==> flow/design.v <==
module setHexValue (output reg [6:0] display, input [3:0] value);
always @(*)begin 
	case(value)
		0: display  <= 7'b0000001;
		1: display  <= 7'b1001111;
		2: display  <= 7'b0010010;
		3: display  <= 7'b0000110;
		4: display  <= 7'b1001100;
		5: display  <= 7'b0100100;
		6: display  <= 7'b0100000;
		7: display  <= 7'b0001111;
		8: display  <= 7'b0000000;
		9: display  <= 7'b0001100;
		10: display  <= 7'b0001000;
		11: display  <= 7'b1100000;
		12: display  <= 7'b0110001;
		14: display  <= 7'b0110000;
		15: display  <= 7'b0111000;
		default: display <= 7'b1111111;  
		endcase
end
endmodule
module displayHex(output [6:0] Out0, Out1, Out2, Out3, 
					output reg [6:0]Out4, Out5, 
					 Out6, Out7, Out8, Out9, Out10, Out11, Out12, Out13,
					 input [13:0] inputBinary);
reg [3:0] temp0, temp1, temp2, temp3;
wire [6:0] tempOut0, tempOut1, tempOut2, tempOut3;
always @(*)begin
	temp0 <= (inputBinary[0]*1) + (inputBinary[1]*2) +
			(inputBinary[2]*4)+ (inputBinary[3]*8);		
	temp1 <= (inputBinary[4]*1) + (inputBinary[5]*2) +
			(inputBinary[6]*4)+ (inputBinary[7]*8);			
	temp2 <= (inputBinary[8]*1) + (inputBinary[9]*2) +
			(inputBinary[10]*4)+ (inputBinary[11]*8);		
	temp3 <= (inputBinary[12]*1) + (inputBinary[13]*2);	
	Out4 <= 7'b1111111;
	Out5 <= 7'b1111111;
	Out6 <= 7'b1111111;
	Out7 <= 7'b1111111;
	Out8 <= 7'b1111111;
	Out9 <= 7'b1111111;
	Out10 <= 7'b1111111;
	Out11 <= 7'b1111111;
	Out12 <= 7'b1111111;
	Out13 <= 7'b1111111;	
end
setHexValue u1(tempOut0, temp0);
setHexValue u2(tempOut1, temp1);
setHexValue u3(tempOut2, temp2);
setHexValue u4(tempOut3, temp3);
assign Out0 = tempOut0;
assign Out1 = tempOut1;
assign Out2 = tempOut2;
assign Out3 = tempOut3;
endmodule
module displayBinary(output reg [6:0] Out0, Out1, Out2, Out3, Out4, Out5, 
					 Out6, Out7, Out8, Out9, Out10, Out11, Out12, Out13,
					input [13:0] inputBinary);
always @(*)begin
	Out0 <= (inputBinary[0] == 1'b0)?(7'b0000001):(7'b1001111);
	Out1 <= (inputBinary[1] == 1'b0)?(7'b0000001):(7'b1001111);
	Out2 <= (inputBinary[2] == 1'b0)?(7'b0000001):(7'b1001111);
	Out3 <= (inputBinary[3] == 1'b0)?(7'b0000001):(7'b1001111);
	Out4 <= (inputBinary[4] == 1'b0)?(7'b0000001):(7'b1001111);
	Out5 <= (inputBinary[5] == 1'b0)?(7'b0000001):(7'b1001111);
	Out6 <= (inputBinary[6] == 1'b0)?(7'b0000001):(7'b1001111);
	Out7 <= (inputBinary[7] == 1'b0)?(7'b0000001):(7'b1001111);
	Out8 <= (inputBinary[8] == 1'b0)?(7'b0000001):(7'b1001111);
	Out9 <= (inputBinary[9] == 1'b0)?(7'b0000001):(7'b1001111);
	Out10 <= (inputBinary[10] == 1'b0)?(7'b0000001):(7'b1001111);
	Out11 <= (inputBinary[11] == 1'b0)?(7'b0000001):(7'b1001111);
	Out12 <= (inputBinary[12] == 1'b0)?(7'b0000001):(7'b1001111);
	Out13 <= (inputBinary[13] == 1'b0)?(7'b0000001):(7'b1001111);
end 
endmodule
module mux21( 
output reg [6:0] disp0, disp1, disp2, disp3, disp4, disp5, disp6, disp7,  
				disp8, disp9, disp10, disp11, disp12, disp13,
input [13:0] inputBinary, 
input DispSelect);
wire [6:0]Out0, Out1, Out2, Out3, Out4, Out5, Out6, 
	Out7, Out8, Out9, Out10, Out11, Out12, Out13, 
	Out14, Out15, Out16, Out17, Out18, Out19, Out20, 
	Out21, Out22, Out23, Out24, Out25, Out26, Out27;
displayHex hex(Out0, Out1, Out2, Out3, Out4, Out5, Out6, Out7, Out8, 
			Out9, Out10, Out11, Out12, Out13,inputBinary);
displayBinary binary(Out14, Out15, Out16, Out17, Out18, Out19, Out20, 
			Out21, Out22, Out23, Out24, Out25, Out26, Out27, inputBinary);	
always@ (*)begin
	if (DispSelect == 1'b1)begin 
		disp0 <= Out0;
		disp1 <= Out1;
		disp2 <= Out2;
		disp3 <= Out3;
		disp4 <= Out4;
		disp5 <= Out5;
		disp6 <= Out6;
		disp7 <= Out7;
		disp8 <= Out8;
		disp9 <= Out9;
		disp10 <= Out10;
		disp11 <= Out11;
		disp12 <= Out12;
		disp13 <= Out13;
		end
	else begin 
		disp0 <= Out14;
		disp1 <= Out15;
		disp2 <= Out16;
		disp3 <= Out17;
		disp4 <= Out18;
		disp5 <= Out19;
		disp6 <= Out20;
		disp7 <= Out21;
		disp8 <= Out22;
		disp9 <= Out23;
		disp10 <= Out24;
		disp11 <= Out25;
		disp12 <= Out26;
		disp13 <= Out27;
		end
end
endmodule
module MUX81 (
    output reg [13:0] dout,
    input [2:0] sel,
    input [13:0] d1, d2, d3, d4, d5, d6, d7, d8,
    input clk);
    always @ (posedge clk) begin
        casez(sel)
            3'b000: dout <= d1;
            3'b001: dout <= d2;
            3'b010: dout <= d3;
            3'b011: dout <= d4;
            3'b100: dout <= d5;
            3'b101: dout <= d6;
            3'b110: dout <= d7;
            3'b111: dout <= d8;
            default: dout <= 14'bz;
        endcase
    end
endmodule
module register(
    output reg [13:0] q,
    input [13:0] R, ALUout,
    input clk, ldR, ldALU, rst);
    always @ (posedge clk) begin
        if (rst == 1'b1) q <= 14'b0;
        else if (ldR == 1'b1) q <= R;
        else if (ldALU == 1'b1) q <= ALUout;
    end
endmodule
module registerArray(
    output [13:0] rout1, rout2, ramOut,
    input [13:0] rin, ALUin,
    input [7:0] ldR, ldALU,
    input [2:0] selrd1, selrd2, selram,
    input clk, rst);
    wire [13:0] rd0, rd1, rd2, rd3, rd4, rd5, rd6, rd7;
    register R0 (rd0, rin, ALUin, clk, ldR[0], ldALU[0], rst);  
    register R1 (rd1, rin, ALUin, clk, ldR[1], ldALU[1], rst);  
    register R2 (rd2, rin, ALUin, clk, ldR[2], ldALU[2], rst);  
    register R3 (rd3, rin, ALUin, clk, ldR[3], ldALU[3], rst);  
    register R4 (rd4, rin, ALUin, clk, ldR[4], ldALU[4], rst);  
    register R5 (rd5, rin, ALUin, clk, ldR[5], ldALU[5], rst);  
    register R6 (rd6, rin, ALUin, clk, ldR[6], ldALU[6], rst);  
    register R7 (rd7, rin, ALUin, clk, ldR[7], ldALU[7], rst);  
    MUX81 M1 (rout1, selrd1, rd0, rd1, rd2, rd3, rd4, rd5, rd6, rd7, clk);
    MUX81 M2 (rout2, selrd2, rd0, rd1, rd2, rd3, rd4, rd5, rd6, rd7, clk);
    MUX81 M3 (ramOut, selram, rd0, rd1, rd2, rd3, rd4, rd5, rd6, rd7, clk);
endmodule
module ALU (ALU_OUTPUT, ALU_FLAGS, A, B, ALU_OpCode, en, rstFlags, clk);
	output reg [13:0] ALU_OUTPUT;
	output reg [2:0] ALU_FLAGS;
	input [13:0] A, B;
	input [4:0] ALU_OpCode;
	input en, rstFlags, clk;
	reg [27:0] tempMult;
	reg [14:0] tempOver;
	always @(posedge clk or posedge rstFlags) begin
		if (rstFlags == 1'b1) begin  
			ALU_OUTPUT <= 14'd0;
			ALU_FLAGS <= 2'd0;
			tempMult <= 15'd0;
			tempOver <= 15'd0;
		end
		else if (en) case (ALU_OpCode)
			5'b00000: ALU_OUTPUT <= 14'b0;  
			5'b00001: ALU_OUTPUT <= 14'b0;  
			5'b00010: ALU_OUTPUT <= 14'b0;  
			5'b00011: begin  
					tempOver = A + B;
					if (tempOver[14] == 1'b1) ALU_FLAGS <= 3'd3;  
					ALU_OUTPUT <= tempOver[13:0];
			end
			5'b00100: begin  
					if (A < B) begin
						ALU_FLAGS <= 3'd4;  
						ALU_OUTPUT <= 14'b0;
					end
					else ALU_OUTPUT <= A - B; 
			end
			5'b00101: begin  
					tempMult = A * B;
					if (tempMult > 14'd255) ALU_FLAGS <= 3'd3;  
					ALU_OUTPUT <= tempMult[13:0];
			end
			5'b00110: begin  
					if (B == 1'd0) begin
						ALU_FLAGS <= 3'd5;  
						ALU_OUTPUT <= A;
					end
					else ALU_OUTPUT <= A / B; 
			end
			5'b00111: ALU_FLAGS <= (A < B) ? 3'd1:3'd2;  
			5'b01000: ALU_FLAGS <= (A > B) ? 3'd1:3'd2;  
			5'b01001: ALU_FLAGS <= (A <= B) ? 3'd1:3'd2;  
			5'b01010: ALU_FLAGS <= (A >= B) ? 3'd1:3'd2;  
			5'b01011: ALU_FLAGS <= (A == B) ? 3'd1:3'd2;  
			5'b01100: ALU_FLAGS <= (A != B) ? 3'd1:3'd2;  
			5'b01101: ALU_OUTPUT <= A & B;  
			5'b01110: ALU_OUTPUT <= A | B;  
			5'b01111: ALU_OUTPUT <= ~A;  
			5'b10000: ALU_OUTPUT <= A ^ B;  
			5'b10001: begin  
					tempOver = (~A) + 1; 
					if (tempOver[14] == 1'b1) ALU_FLAGS <= 3'd3;  
					ALU_OUTPUT <= tempOver[13:0];
			end
			5'b10010: ALU_OUTPUT <= A << B;  
			5'b10011: ALU_OUTPUT <= A >> B;  
			5'b10100: ALU_OUTPUT <= A << 1;  
			5'b10101: ALU_OUTPUT <= A >> 1;  
			5'b10110: ALU_OUTPUT <= A <<< 1;  
			5'b10111: ALU_OUTPUT <= A >>> 1;  
			5'b11000: ALU_OUTPUT <= {A[12:0], A[13]};  
			5'b11001: ALU_OUTPUT <= {A[0], A[13:1]};  
			5'b11010: ALU_OUTPUT <= 14'b0;  
			5'b11011: ALU_OUTPUT <= 14'b0;  
			5'b11100: begin 
					if((A % 2'd2)== 0) ALU_FLAGS <= 3'd6;
					else ALU_FLAGS <= 3'd7;
			end	
			5'b11101: ALU_OUTPUT <= A;  
			5'b11110: ALU_OUTPUT <= 14'b0;  
			5'b11111: ALU_OUTPUT <= 14'b0;  
			default: ALU_FLAGS <= 3'd0;
		endcase
	end
endmodule
module controlUnit (
    output reg readRAM, writeRAM, ldA, ldB,
    output reg [5:0] address,
    output reg [4:0] opcode,
    output reg [7:0] ldALU, ldR,
    output reg [2:0] result, rega, regb, selram,
    output reg displaySelect,
    output aluEn, halted,
    input [13:0] RAMdata,
    input clk, rst);
    reg [3:0] state;
    reg [5:0] pc;
    reg [13:0] currentInstruction;
    assign aluEn = (state == 4'b0011) || (state == 4'b0110);
    assign halted = (state == 4'b1111);
    always @ (posedge clk, posedge rst) begin
        if (rst == 1'b1) begin
            state <= 4'b0000;
            readRAM <= 1'b0;
            writeRAM <= 1'b0;
            ldA <= 1'b0;
            ldB <= 1'b0;
            displaySelect <= 1'b0;
            selram <= 3'b000;
            opcode <= 5'b00000;
            address <= 6'b000000;
            result <= 3'b000;
            rega <= 3'b000;
            regb <= 3'b000;
            ldALU <= 8'b00000000;
            ldR <= 8'b00000000;
            pc <= 6'b000000;
            currentInstruction <= 14'b0;
        end
        else begin
            case(state)
                4'b0000: begin  
                    readRAM <= 1'b1;
                    state <= 4'b0001;
                    address <= pc;
                end
                4'b0001: begin  
                    readRAM <= 1'b0;
                    opcode <= RAMdata[13:9];
                    result <= RAMdata[8:6];
                    rega <= RAMdata[5:3];
                    regb <= RAMdata[2:0];
                    currentInstruction <= RAMdata[13:0];
                    state <= 4'b0010;
                end
                4'b0010: begin  
                    case (opcode)
                        5'b00000:     state <= 4'b0110;
                        5'b00001:       state <= 4'b0110;
                        5'b00010:      state <= 4'b0110;
                        5'b00011:       state <= 4'b0011;
                        5'b00100:       state <= 4'b0011;
                        5'b00101:       state <= 4'b0011;
                        5'b00110:       state <= 4'b0011;
                        5'b00111:     state <= 4'b0110;
                        5'b01000:     state <= 4'b0110;
                        5'b01001:     state <= 4'b0110;
                        5'b01010:     state <= 4'b0110;
                        5'b01011:     state <= 4'b0110;
                        5'b01100:     state <= 4'b0110;
                        5'b01101:      state <= 4'b0011;
                        5'b01110:       state <= 4'b0011;
                        5'b01111:      state <= 4'b0011;
                        5'b10000:      state <= 4'b0011;
                        5'b10001:   state <= 4'b0011;
                        5'b10010:      state <= 4'b0011;
                        5'b10011:      state <= 4'b0011;
                        5'b10100:       state <= 4'b0011;
                        5'b10101:       state <= 4'b0011;
                        5'b10110:       state <= 4'b0011;
                        5'b10111:       state <= 4'b0011;
                        5'b11000:       state <= 4'b0011;
                        5'b11001:       state <= 4'b0011;
                        5'b11010:     state <= 4'b1100;
                        5'b11011:     state <= 4'b1101;
                        5'b11100:       state <= 4'b0110;
                        5'b11101:       state <= 4'b0011;
                        5'b11110:       state <= 4'b0100;
                        5'b11111:       state <= 4'b0101;
                        default:    state <= 4'b0000;
                    endcase
                end
                4'b0011: begin  
                    case(result)
                        3'b000: ldALU <= 8'b00000001;
                        3'b001: ldALU <= 8'b00000010;
                        3'b010: ldALU <= 8'b00000100;
                        3'b011: ldALU <= 8'b00001000;
                        3'b100: ldALU <= 8'b00010000;
                        3'b101: ldALU <= 8'b00100000;
                        3'b110: ldALU <= 8'b01000000;
                        3'b111: ldALU <= 8'b10000000;
                        default: ldALU <= 8'b00000000;
                    endcase
                    state <= 4'b0111;
                end
                4'b0100: begin  
                    readRAM <= 1'b1;
                    address <= RAMdata[5:0];
                    case(result)
                        3'b000: ldR <= 8'b00000001;
                        3'b001: ldR <= 8'b00000010;
                        3'b010: ldR <= 8'b00000100;
                        3'b011: ldR <= 8'b00001000;
                        3'b100: ldR <= 8'b00010000;
                        3'b101: ldR <= 8'b00100000;
                        3'b110: ldR <= 8'b01000000;
                        3'b111: ldR <= 8'b10000000;
                        default: ldR <= 8'b00000000;
                    endcase
                    state <= 4'b0111;
                end
                4'b0101: begin  
                    address <= RAMdata[5:0];
                    selram <= result;
                    state <= 4'b0111;
                end
                4'b0110: begin  
                    if (opcode == 5'b00001) state <= 4'b1111;
                    else state <= 4'b0111;
                end
                4'b0111: begin  
                    if (opcode == 5'b11111) writeRAM <= 1'b1;
                    if (opcode == 5'b11010) displaySelect <= 1'b0;
                    if (opcode == 5'b11011) displaySelect <= 1'b1;
                    state <= 4'b1000;
                end 
                4'b1000: begin  
                    state <= 4'b1011;
                end
                4'b1001: begin
                end
                4'b1010: begin
                end
                4'b1011: begin  
                    ldALU <= 8'b00000000;
                    readRAM <= 1'b0;
                    ldR <= 8'b00000000;
                    writeRAM <= 1'b0;
                    ldA <= 1'b0;
                    pc <= pc + 1;
                    state <= 4'b0000;
                end
                4'b1100: begin  
                    ldA <= 1'b1;
                    state <= 4'b0111;
                end
                4'b1101: begin  
                    ldA <= 1'b1;
                    state <= 4'b0111;
                end
                4'b1111: begin  
                    state <= 4'b1111;
                end
                default: state <= 4'b0000;
            endcase
        end
    end
endmodule
module CPU (
    output [6:0] disp0, disp1, disp2, disp3, disp4, disp5, disp6, disp7, disp8, disp9, disp10, disp11, disp12, disp13,
    output [2:0] flags,
    output halted,
    output [5:0] mem_addr,
    output mem_wr,
    output [13:0] mem_wdata,
    input [13:0] mem_rdata,
    input clk, rst);
    wire [13:0] data_o, A, B, ALUout, ramOut, inputBinary;
    wire [7:0] ldR, ldALU;
    wire [5:0] address;
    wire [4:0] opcode;
    wire [2:0] result, rega, regb, selram;
    wire readRAM, writeRAM, displaySelect, ldA, ldB, aluEn;
    assign data_o = mem_rdata;
    assign mem_addr = address;
    assign mem_wr = writeRAM;
    assign mem_wdata = ramOut;
    registerArray RA1 (A, B, ramOut, data_o, ALUout, ldR, ldALU, rega, regb, selram, clk, rst);
    ALU A1 (ALUout, flags, A, B, opcode, aluEn, rst, clk);
    controlUnit CU1 (readRAM, writeRAM, ldA, ldB, address, opcode, ldALU, ldR, result, rega, regb, selram, displaySelect, aluEn, halted, data_o, clk, rst);
    register disreg (inputBinary, A, B, clk, ldA, ldB, rst);
    mux21 display (disp0, disp1, disp2, disp3, disp4, disp5, disp6, disp7, disp8, disp9, disp10, disp11, disp12, disp13, inputBinary, displaySelect); 
endmodule
; ---- Reports on CPU
; Tool output for the design above before and after an edit, in the order of the flow.
; "orig" refers to lines of the RTL above, "edited" to lines of the edited file.
; "diff": "edited" minus "orig" as printed here.
; Operators carry their Yosys type and port widths (W data, S select, Z words).
; A cell with - has no value.
[setup]
top = CPU
clk_port = clk
cell_library = sky130hd
pvt_corner = tt_025C_1v80

; ---- Diff
; The edit as a unified diff against the file above.
; A script made this edit. It changes what the design does and was not meant as an optimisation.
; begin of diff
@@ -49,5 +49,5 @@
 setHexValue u2(tempOut1, temp1);
 setHexValue u3(tempOut2, temp2);
-setHexValue u4(tempOut3, temp3);
+assign tempOut3 = 0;
 assign Out0 = tempOut0;
 assign Out1 = tempOut1;
; end of diff

; ---- Word-level counts
; Counts by Yosys on the flattened word-level netlist (proc, flatten, opt, wreduce; memories kept). Register bits leave out memories and registers merged into their read ports (data or address). Print and check cells are left out.
; Yosys's memory passes give these memory sizes; they may raise the number of words (mostly to a power of two), join words into wider ones and drop unused or constant bits.
[bits]
columns = element, orig, edited, diff
row1 = mem_bits_ro, 704, 592, -112
row2 = output_inout_bits, 123, 123, 0
row3 = ff_bits, 237, 237, 0
row4 = mem_count, 7, 6, -1
[classes]
columns = element, orig, edited, diff
row1 = n_mul, 1, 1, 0
row2 = n_cmp, 5, 5, 0
row3 = equal, 74, 74, 0
row4 = shifts, 2, 2, 0
row5 = reduce_and_logical, 35, 35, 0
row6 = div_mod_pow, 1, 1, 0
row7 = n_logic, 5, 5, 0
row8 = n_mux, 74, 74, 0
row9 = n_addsub, 14, 13, -1
[mem_list]
columns = element, orig, edited
row1 = memory_list, 32x4 r1 w0; 16x7 r1 w0; 16x7 r1 w0; 16x7 r1 w0; 16x7 r1 w0; 8x8 r1 w0; [+1], 32x4 r1 w0; 16x7 r1 w0; 16x7 r1 w0; 16x7 r1 w0; 8x8 r1 w0; 8x8 r1 w0
; The mark [+n] counts cells that are not listed.
[ops]
columns = op, orig, edited, diff
row1 = $add A1 B2 Y3, 4, 3, -1
row2 = $mux W7, 28, 28, 0
row3 = $mux W14, 19, 19, 0
row4 = $eq A5 B5 Y1 const B, 16, 16, 0
row5 = $reduce_bool A2 Y1, 14, 14, 0
row6 = $eq A3 B3 Y1 const B, 12, 12, 0
row7 = $eq A5 B4 Y1 const B, 8, 8, 0
row8 = $eq A4 B4 Y1 const B, 7, 7, 0
row9 = $eq A3 B2 Y1 const B, 6, 6, 0
row10 = $mux W2, 6, 6, 0
row11 = $ne A2 B1 Y1 const B, 6, 6, 0
row12 = $mux W3, 5, 5, 0
row13 = $reduce_or A2 Y1, 5, 5, 0
row14 = $eq A4 B3 Y1 const B, 4, 4, 0
row15 = $eq A5 B3 Y1 const B, 4, 4, 0
row16 = $mux W1, 4, 4, 0
row17 = $add A3 B3 Y4, 3, 3, 0
row18 = $add A4 B4 Y4, 3, 3, 0
row19 = $eq A3 B1 Y1 const B, 3, 3, 0
row20 = $logic_not A3 Y1, 3, 3, 0
row21 = $pmux W14 S8, 3, 3, 0
row22 = $reduce_and A2 Y1, 3, 3, 0
row23 = $eq A4 B2 Y1 const B, 2, 2, 0
row24 = $eq A5 B2 Y1 const B, 2, 2, 0
row25 = $pmux W1 S2, 2, 2, 0
row26 = $pmux W8 S2, 2, 2, 0
row27 = $add A14 B14 Y15, 1, 1, 0
row28 = $add A15 B1 Y15 const B, 1, 1, 0
; Not every row of either side is listed.

; ---- Depth
; Depth = most cells in a row (Yosys ltp): at word level without a register or memory, in the mapped netlist without a sequential cell, where the memories' decode and read muxes count.
[depth]
columns = element, orig, edited, diff
row1 = ltp_word, 4, 4, 0
row2 = abc_area, 0, 0, -
row3 = mapped_depth, 119, 112, -7
row4 = depth_no_buf, 112, 106, -6

; ---- Netlist
; The flow's flattened synthesis, as Yosys stat reports it; memories are mapped. The netlist is that of the ABC_AREA named above (0 if unset); the other value can give another one.
[synth_totals]
columns = element, orig, edited, diff
row1 = seq_area_um2, 5089.9, 5089.9, 0.0
row2 = stdcells, 3753, 3878, 125
row3 = synth_area_um2, 29413.2, 29507.0, 93.8
row4 = flip_flops, 237, 237, 0
[types]
columns = cell, orig, edited, diff
row1 = sky130_fd_sc_hd__a21oi_1, 270, 342, 72
row2 = sky130_fd_sc_hd__nor2_1, 550, 610, 60
row3 = sky130_fd_sc_hd__mux2i_1, 166, 202, 36
row4 = sky130_fd_sc_hd__o21a_1, 55, 24, -31
row5 = sky130_fd_sc_hd__mux4_2, 54, 23, -31
row6 = sky130_fd_sc_hd__nor3_1, 91, 64, -27
row7 = sky130_fd_sc_hd__a21o_1, 32, 50, 18
row8 = sky130_fd_sc_hd__mux2_2, 66, 53, -13
row9 = sky130_fd_sc_hd__or2_2, 32, 19, -13
row10 = sky130_fd_sc_hd__a221oi_1, 21, 34, 13
row11 = sky130_fd_sc_hd__a211oi_1, 23, 35, 12
row12 = sky130_fd_sc_hd__nand4_1, 18, 30, 12
row13 = sky130_fd_sc_hd__o21bai_1, 16, 5, -11
row14 = sky130_fd_sc_hd__o21ai_0, 191, 201, 10
row15 = sky130_fd_sc_hd__buf_1, 37, 47, 10
row16 = sky130_fd_sc_hd__xor2_1, 29, 38, 9
row17 = sky130_fd_sc_hd__a211o_1, 8, 16, 8
row18 = sky130_fd_sc_hd__inv_1, 246, 253, 7
; Not every row of either side is listed.
; The figures by module come from a second, unflattened synthesis with its own total; it is not the netlist above.
[unflattened]
columns = element, orig, edited, diff
row1 = cells_unflattened, 3815, 3854, 39
row2 = area_unflattened_um2, 32234.7, 32318.5, 83.8
; Rows give one instance, submodules left out.
[modules_orig]
columns = module, instances, cells, area_um2
row1 = ALU, 1, 2209, 16449.5
row2 = register, 9, 62, 659.4
row3 = MUX81, 3, 136, 1271.2
row4 = controlUnit, 1, 219, 2531.2
row5 = mux21, 1, 109, 1258.7
row6 = setHexValue, 4, 35, 242.7
row7 = displayBinary, 1, 100, 743.2
row8 = displayHex, 1, 72, 533.0
row9 = CPU, 1, 0, 0.0
row10 = registerArray, 1, 0, 0.0
[modules_edited]
columns = module, instances, cells, area_um2
row1 = ALU, 1, 2273, 16678.5
row2 = register, 9, 62, 659.4
row3 = MUX81, 3, 136, 1271.2
row4 = controlUnit, 1, 219, 2531.2
row5 = mux21, 1, 109, 1258.7
row6 = setHexValue, 3, 36, 257.7
row7 = displayBinary, 1, 100, 743.2
row8 = displayHex, 1, 79, 585.6
row9 = CPU, 1, 0, 0.0
row10 = registerArray, 1, 0, 0.0

; ---- Timing after synthesis
; Source: OpenSTA report_checks on the synthesized netlist (no wires, ideal clock, input and output delay 20% of the period each), path of least setup slack; recovery checks are left aside. Register names are those of the netlist, which keeps one name where synthesis merged equal registers.
[synth_path]
columns = element, orig, edited, diff
row1 = path_type, register -> register, register -> register, -
row2 = from, register RA1.M2.dout[0], register RA1.M2.dout[0], -
row3 = to, register A1.ALU_OUTPUT[0], register A1.ALU_OUTPUT[0], -
row4 = path_buffers, 9, 8, -1
row5 = period_ps, 24000, 24000, 0
row6 = path_delay_ps, 23894, 23551, -343
row7 = setup_slack_ps, 107, 449, 342
row8 = path_stages, 112, 105, -7
row9 = arrival_ps, 23752, 23410, -342
row10 = launch_ps, 0, 0, 0
row11 = period_less_setup_slack_ps, 23893, 23551, -342
; "path_delay_ps" is the arrival time less input delay plus setup time.
; "path_stages": output pins that drive a net of the path, with the launching flip-flop's if there is one; two outputs of one cell count as two.
; "period_less_setup_slack_ps" is the clock period less the worst setup slack; recovery checks do not enter. This is arithmetic on one report: input and output delays are still those of the set period (20% each).
; The rows between start and end are the longest chain of elaborated cells between them; the timing report does not say that the signal goes this way. Where chains are equally long, one stands for them.
; A line is the first line of the expression or statement that the cell stems from. Yosys adds cells for indexed reads and writes and turns some case tables into memories.
; A register here has more assigning lines than the two given.
[synth_between_orig]
path_cell_list = sky130_fd_sc_hd__dfxtp_1 sky130_fd_sc_hd__clkbuf_1 sky130_fd_sc_hd__clkinv_1 sky130_fd_sc_hd__clkbuf_1 sky130_fd_sc_hd__ha_1 sky130_fd_sc_hd__o21bai_1 sky130_fd_sc_hd__nor3_1 sky130_fd_sc_hd__nor2_1 sky130_fd_sc_hd__a21oi_1 sky130_fd_sc_hd__ha_1 sky130_fd_sc_hd__o21a_1 sky130_fd_sc_hd__nor2_1 sky130_fd_sc_hd__or4_1 sky130_fd_sc_hd__nand2_1 sky130_fd_sc_hd__ha_1 sky130_fd_sc_hd__o21a_1 sky130_fd_sc_hd__o21ai_0 sky130_fd_sc_hd__a2111oi_4 (+76 left out) sky130_fd_sc_hd__o21a_1 sky130_fd_sc_hd__o2111ai_1 sky130_fd_sc_hd__a31oi_1 sky130_fd_sc_hd__and4_1 sky130_fd_sc_hd__o31a_1 sky130_fd_sc_hd__o21ai_0 sky130_fd_sc_hd__a21oi_1 sky130_fd_sc_hd__clkbuf_1 sky130_fd_sc_hd__mux2_2 sky130_fd_sc_hd__ha_1 sky130_fd_sc_hd__nor2b_1 sky130_fd_sc_hd__o31a_1 sky130_fd_sc_hd__o21a_1 sky130_fd_sc_hd__o21ai_0 sky130_fd_sc_hd__a21oi_1 sky130_fd_sc_hd__o21a_1 sky130_fd_sc_hd__o2111ai_1 sky130_fd_sc_hd__a32oi_1
elab_chain_len = 3
cells_between = 14
classes_between = 2 x add/sub; 1 x mul; 1 x div; 1 x compare; 2 x shift; 3 x mux; 3 x logic; 1 x reduce/logical
[synth_rtl_orig]
columns = element, line
row1 = "start, declared", 126  ; output reg [13:0] dout,
row2 = "start, assigned", 132  ; 3'b000: dout <= d1;
row3 = "start, assigned", 133  ; 3'b001: dout <= d2;
row4 = $div A14 B14 Y14, 214  ; else ALU_OUTPUT <= A / B;
row5 = $mux W14, 210  ; if (B == 1'd0) begin
row6 = $pmux W14 S17, 188  ; else if (en) case (ALU_OpCode)
row7 = "end, assigned", 195  ; ALU_OUTPUT <= tempOver[13:0];
row8 = "end, assigned", 202  ; else ALU_OUTPUT <= A - B;
row9 = "end, declared", 174  ; output reg [13:0] ALU_OUTPUT;
[synth_between_edited]
path_cell_list = sky130_fd_sc_hd__dfxtp_1 sky130_fd_sc_hd__clkbuf_1 sky130_fd_sc_hd__inv_1 sky130_fd_sc_hd__clkbuf_1 sky130_fd_sc_hd__buf_1 sky130_fd_sc_hd__ha_1 sky130_fd_sc_hd__a21oi_1 sky130_fd_sc_hd__ha_1 sky130_fd_sc_hd__o21ai_0 sky130_fd_sc_hd__nand2b_1 sky130_fd_sc_hd__nor4b_1 sky130_fd_sc_hd__a22oi_1 sky130_fd_sc_hd__o21ai_0 sky130_fd_sc_hd__ha_1 sky130_fd_sc_hd__o21ba_2 sky130_fd_sc_hd__o31a_1 sky130_fd_sc_hd__nand2_1 sky130_fd_sc_hd__nand2_1 (+69 left out) sky130_fd_sc_hd__a221oi_1 sky130_fd_sc_hd__o31ai_1 sky130_fd_sc_hd__a41oi_1 sky130_fd_sc_hd__a311oi_2 sky130_fd_sc_hd__clkbuf_1 sky130_fd_sc_hd__nor2_1 sky130_fd_sc_hd__a21oi_1 sky130_fd_sc_hd__ha_1 sky130_fd_sc_hd__a21o_1 sky130_fd_sc_hd__a21oi_1 sky130_fd_sc_hd__nor2b_1 sky130_fd_sc_hd__o311ai_0 sky130_fd_sc_hd__a21oi_1 sky130_fd_sc_hd__a211o_1 sky130_fd_sc_hd__a211o_1 sky130_fd_sc_hd__a211oi_1 sky130_fd_sc_hd__a211o_1 sky130_fd_sc_hd__a32oi_1
elab_chain_len = 3
cells_between = 14
classes_between = 2 x add/sub; 1 x mul; 1 x div; 1 x compare; 2 x shift; 3 x mux; 3 x logic; 1 x reduce/logical
[synth_rtl_edited]
columns = element, line
row1 = "start, declared", 126  ; output reg [13:0] dout,
row2 = "start, assigned", 132  ; 3'b000: dout <= d1;
row3 = "start, assigned", 133  ; 3'b001: dout <= d2;
row4 = $div A14 B14 Y14, 214  ; else ALU_OUTPUT <= A / B;
row5 = $mux W14, 210  ; if (B == 1'd0) begin
row6 = $pmux W14 S17, 188  ; else if (en) case (ALU_OpCode)
row7 = "end, assigned", 195  ; ALU_OUTPUT <= tempOver[13:0];
row8 = "end, assigned", 202  ; else ALU_OUTPUT <= A - B;
row9 = "end, declared", 174  ; output reg [13:0] ALU_OUTPUT;

; ---- Timing after layout
; From the final timing report of each run of pair A: the path of least setup slack in the routed layout; clock arrival at registers is part of the times.
; The report prints the path's times to 10 ps; the period is as set.
[layout_path]
columns = element, orig, edited, diff
row1 = path_type, register -> register, register -> register, -
row2 = from, register RA1.M2.dout[0], register RA1.M2.dout[11], -
row3 = to, register A1.ALU_OUTPUT[0], register A1.ALU_OUTPUT[0], -
row4 = launch_ps, 550, 550, 0
row5 = setup_slack_ps, 1230, 1250, 20
row6 = path_stages, 106, 100, -6
row7 = path_buffers, 5, 6, 1
row8 = arrival_ps, 22390, 22360, -30
row9 = period_ps, 23200, 23200, 0
; The rows between start and end are the longest chain of elaborated cells between them; the timing report does not say that the signal goes this way. Where chains are equally long, one stands for them.
; A register here has more assigning lines than the two given.
[layout_between_orig]
path_cell_list = sky130_fd_sc_hd__dfxtp_2 sky130_fd_sc_hd__clkinv_1 sky130_fd_sc_hd__ha_1 sky130_fd_sc_hd__o21bai_1 sky130_fd_sc_hd__nor3_2 sky130_fd_sc_hd__nor2_1 sky130_fd_sc_hd__a21oi_1 sky130_fd_sc_hd__ha_1 sky130_fd_sc_hd__o21a_1 sky130_fd_sc_hd__nor2_1 sky130_fd_sc_hd__or4_1 sky130_fd_sc_hd__nand2_1 sky130_fd_sc_hd__ha_1 sky130_fd_sc_hd__o21a_1 sky130_fd_sc_hd__o21ai_2 sky130_fd_sc_hd__a2111oi_4 sky130_fd_sc_hd__buf_4 sky130_fd_sc_hd__buf_4 (+70 left out) sky130_fd_sc_hd__a31oi_2 sky130_fd_sc_hd__and4_1 sky130_fd_sc_hd__o31a_1 sky130_fd_sc_hd__o21ai_2 sky130_fd_sc_hd__a21oi_4 sky130_fd_sc_hd__buf_4 sky130_fd_sc_hd__mux2_2 sky130_fd_sc_hd__ha_1 sky130_fd_sc_hd__a21o_1 sky130_fd_sc_hd__a21oi_1 sky130_fd_sc_hd__nor2b_1 sky130_fd_sc_hd__o31a_1 sky130_fd_sc_hd__o21a_1 sky130_fd_sc_hd__o21ai_0 sky130_fd_sc_hd__a21oi_1 sky130_fd_sc_hd__o21a_1 sky130_fd_sc_hd__o2111ai_1 sky130_fd_sc_hd__a32oi_1
elab_chain_len = 3
cells_between = 14
classes_between = 2 x add/sub; 1 x mul; 1 x div; 1 x compare; 2 x shift; 3 x mux; 3 x logic; 1 x reduce/logical
[layout_rtl_orig]
columns = element, line
row1 = "start, declared", 126  ; output reg [13:0] dout,
row2 = "start, assigned", 132  ; 3'b000: dout <= d1;
row3 = "start, assigned", 133  ; 3'b001: dout <= d2;
row4 = $div A14 B14 Y14, 214  ; else ALU_OUTPUT <= A / B;
row5 = $mux W14, 210  ; if (B == 1'd0) begin
row6 = $pmux W14 S17, 188  ; else if (en) case (ALU_OpCode)
row7 = "end, assigned", 195  ; ALU_OUTPUT <= tempOver[13:0];
row8 = "end, assigned", 202  ; else ALU_OUTPUT <= A - B;
row9 = "end, declared", 174  ; output reg [13:0] ALU_OUTPUT;
[layout_between_edited]
path_cell_list = sky130_fd_sc_hd__dfxtp_1 sky130_fd_sc_hd__nor3_2 sky130_fd_sc_hd__and4_1 sky130_fd_sc_hd__nand2_1 sky130_fd_sc_hd__nor2_2 sky130_fd_sc_hd__a21oi_1 sky130_fd_sc_hd__a21oi_1 sky130_fd_sc_hd__ha_1 sky130_fd_sc_hd__o21ai_0 sky130_fd_sc_hd__nand2b_1 sky130_fd_sc_hd__nor4b_1 sky130_fd_sc_hd__a22oi_1 sky130_fd_sc_hd__o21ai_0 sky130_fd_sc_hd__ha_2 sky130_fd_sc_hd__o21ba_2 sky130_fd_sc_hd__o31a_1 sky130_fd_sc_hd__nand2_1 sky130_fd_sc_hd__o21ai_0 (+64 left out) sky130_fd_sc_hd__and3_1 sky130_fd_sc_hd__a221oi_2 sky130_fd_sc_hd__o31ai_2 sky130_fd_sc_hd__a41oi_1 sky130_fd_sc_hd__a311oi_2 sky130_fd_sc_hd__buf_6 sky130_fd_sc_hd__mux2_2 sky130_fd_sc_hd__ha_1 sky130_fd_sc_hd__a21o_1 sky130_fd_sc_hd__a21oi_1 sky130_fd_sc_hd__nor2b_1 sky130_fd_sc_hd__o311ai_1 sky130_fd_sc_hd__a21oi_1 sky130_fd_sc_hd__a211o_1 sky130_fd_sc_hd__a211o_1 sky130_fd_sc_hd__a211oi_1 sky130_fd_sc_hd__a211o_1 sky130_fd_sc_hd__a32oi_1
elab_chain_len = 3
cells_between = 8
classes_between = 1 x div; 1 x compare; 2 x shift; 3 x mux; 1 x reduce/logical
[layout_rtl_edited]
columns = element, line
row1 = "start, declared", 126  ; output reg [13:0] dout,
row2 = "start, assigned", 132  ; 3'b000: dout <= d1;
row3 = "start, assigned", 133  ; 3'b001: dout <= d2;
row4 = $div A14 B14 Y14, 214  ; else ALU_OUTPUT <= A / B;
row5 = $mux W14, 210  ; if (B == 1'd0) begin
row6 = $pmux W14 S17, 188  ; else if (en) case (ALU_OpCode)
row7 = "end, assigned", 195  ; ALU_OUTPUT <= tempOver[13:0];
row8 = "end, assigned", 202  ; else ALU_OUTPUT <= A - B;
row9 = "end, declared", 174  ; output reg [13:0] ALU_OUTPUT;

; ---- Measured runs
; Runs of the flow (Yosys, OpenROAD) on both versions; the two runs of a pair have the same settings. The constraints put input and output delay at 20% of the set period each and load the outputs with 0.01 pF.
[settings_pair_A]
CORE_UTILIZATION = 40
PLACE_DENSITY = 0.6
period_ns = 23.2
CAP_MARGIN = 20
CORE_MARGIN = 2
SLEW_MARGIN = 20
[measured_pair_A]
columns = element, orig, edited, diff
row1 = setup_ws_ps, 1228, 1253, 25
row2 = tns_ps, 0, 0, 0
row3 = final_stdcell_area_um2, 32805.2, 32519.9, -285.3
row4 = design_die_area_um2, 75718.5, 75955.4, 236.9
row5 = clock_period_reached_ps, 21972, 21947, -25
row6 = yosys.chip_area_um2, 29413.2, 29507.0, 93.8
row7 = timing.hold.ws_ps, 474, 471, -3
row8 = finalUtil_frac, 0.45, 0.446, -0.004
[settings_pair_B]
ABC_AREA = 0
CELL_PAD_IN_SITES_GLOBAL_PLACEMENT = 2
CORE_MARGIN = 3
CORE_UTILIZATION = 21
CTS_CLUSTER_SIZE = 17
MAX_ROUTING_LAYER = met5
PLACE_DENSITY_LB_ADDON = 0.14
TNS_END_PERCENT = 45
period_ns = 29.3
CAP_MARGIN = 20
SLEW_MARGIN = 20
[measured_pair_B]
columns = element, orig, edited, diff
row1 = setup_ws_ps, 2364, 2428, 64
row2 = tns_ps, 0, 0, 0
row3 = final_stdcell_area_um2, 33235.6, 33385.8, 150.2
row4 = design_die_area_um2, 144590.0, 145043.0, 453.0
row5 = clock_period_reached_ps, 26936, 26872, -64
row6 = yosys.chip_area_um2, 29413.2, 29507.0, 93.8
row7 = timing.hold.ws_ps, 469, 477, 8
row8 = finalUtil_frac, 0.24, 0.241, 0.001
; "clock_period_reached_ps" means the clock period less the worst setup slack. The figure is calculated, with input and output delays left at 20% of the set period.
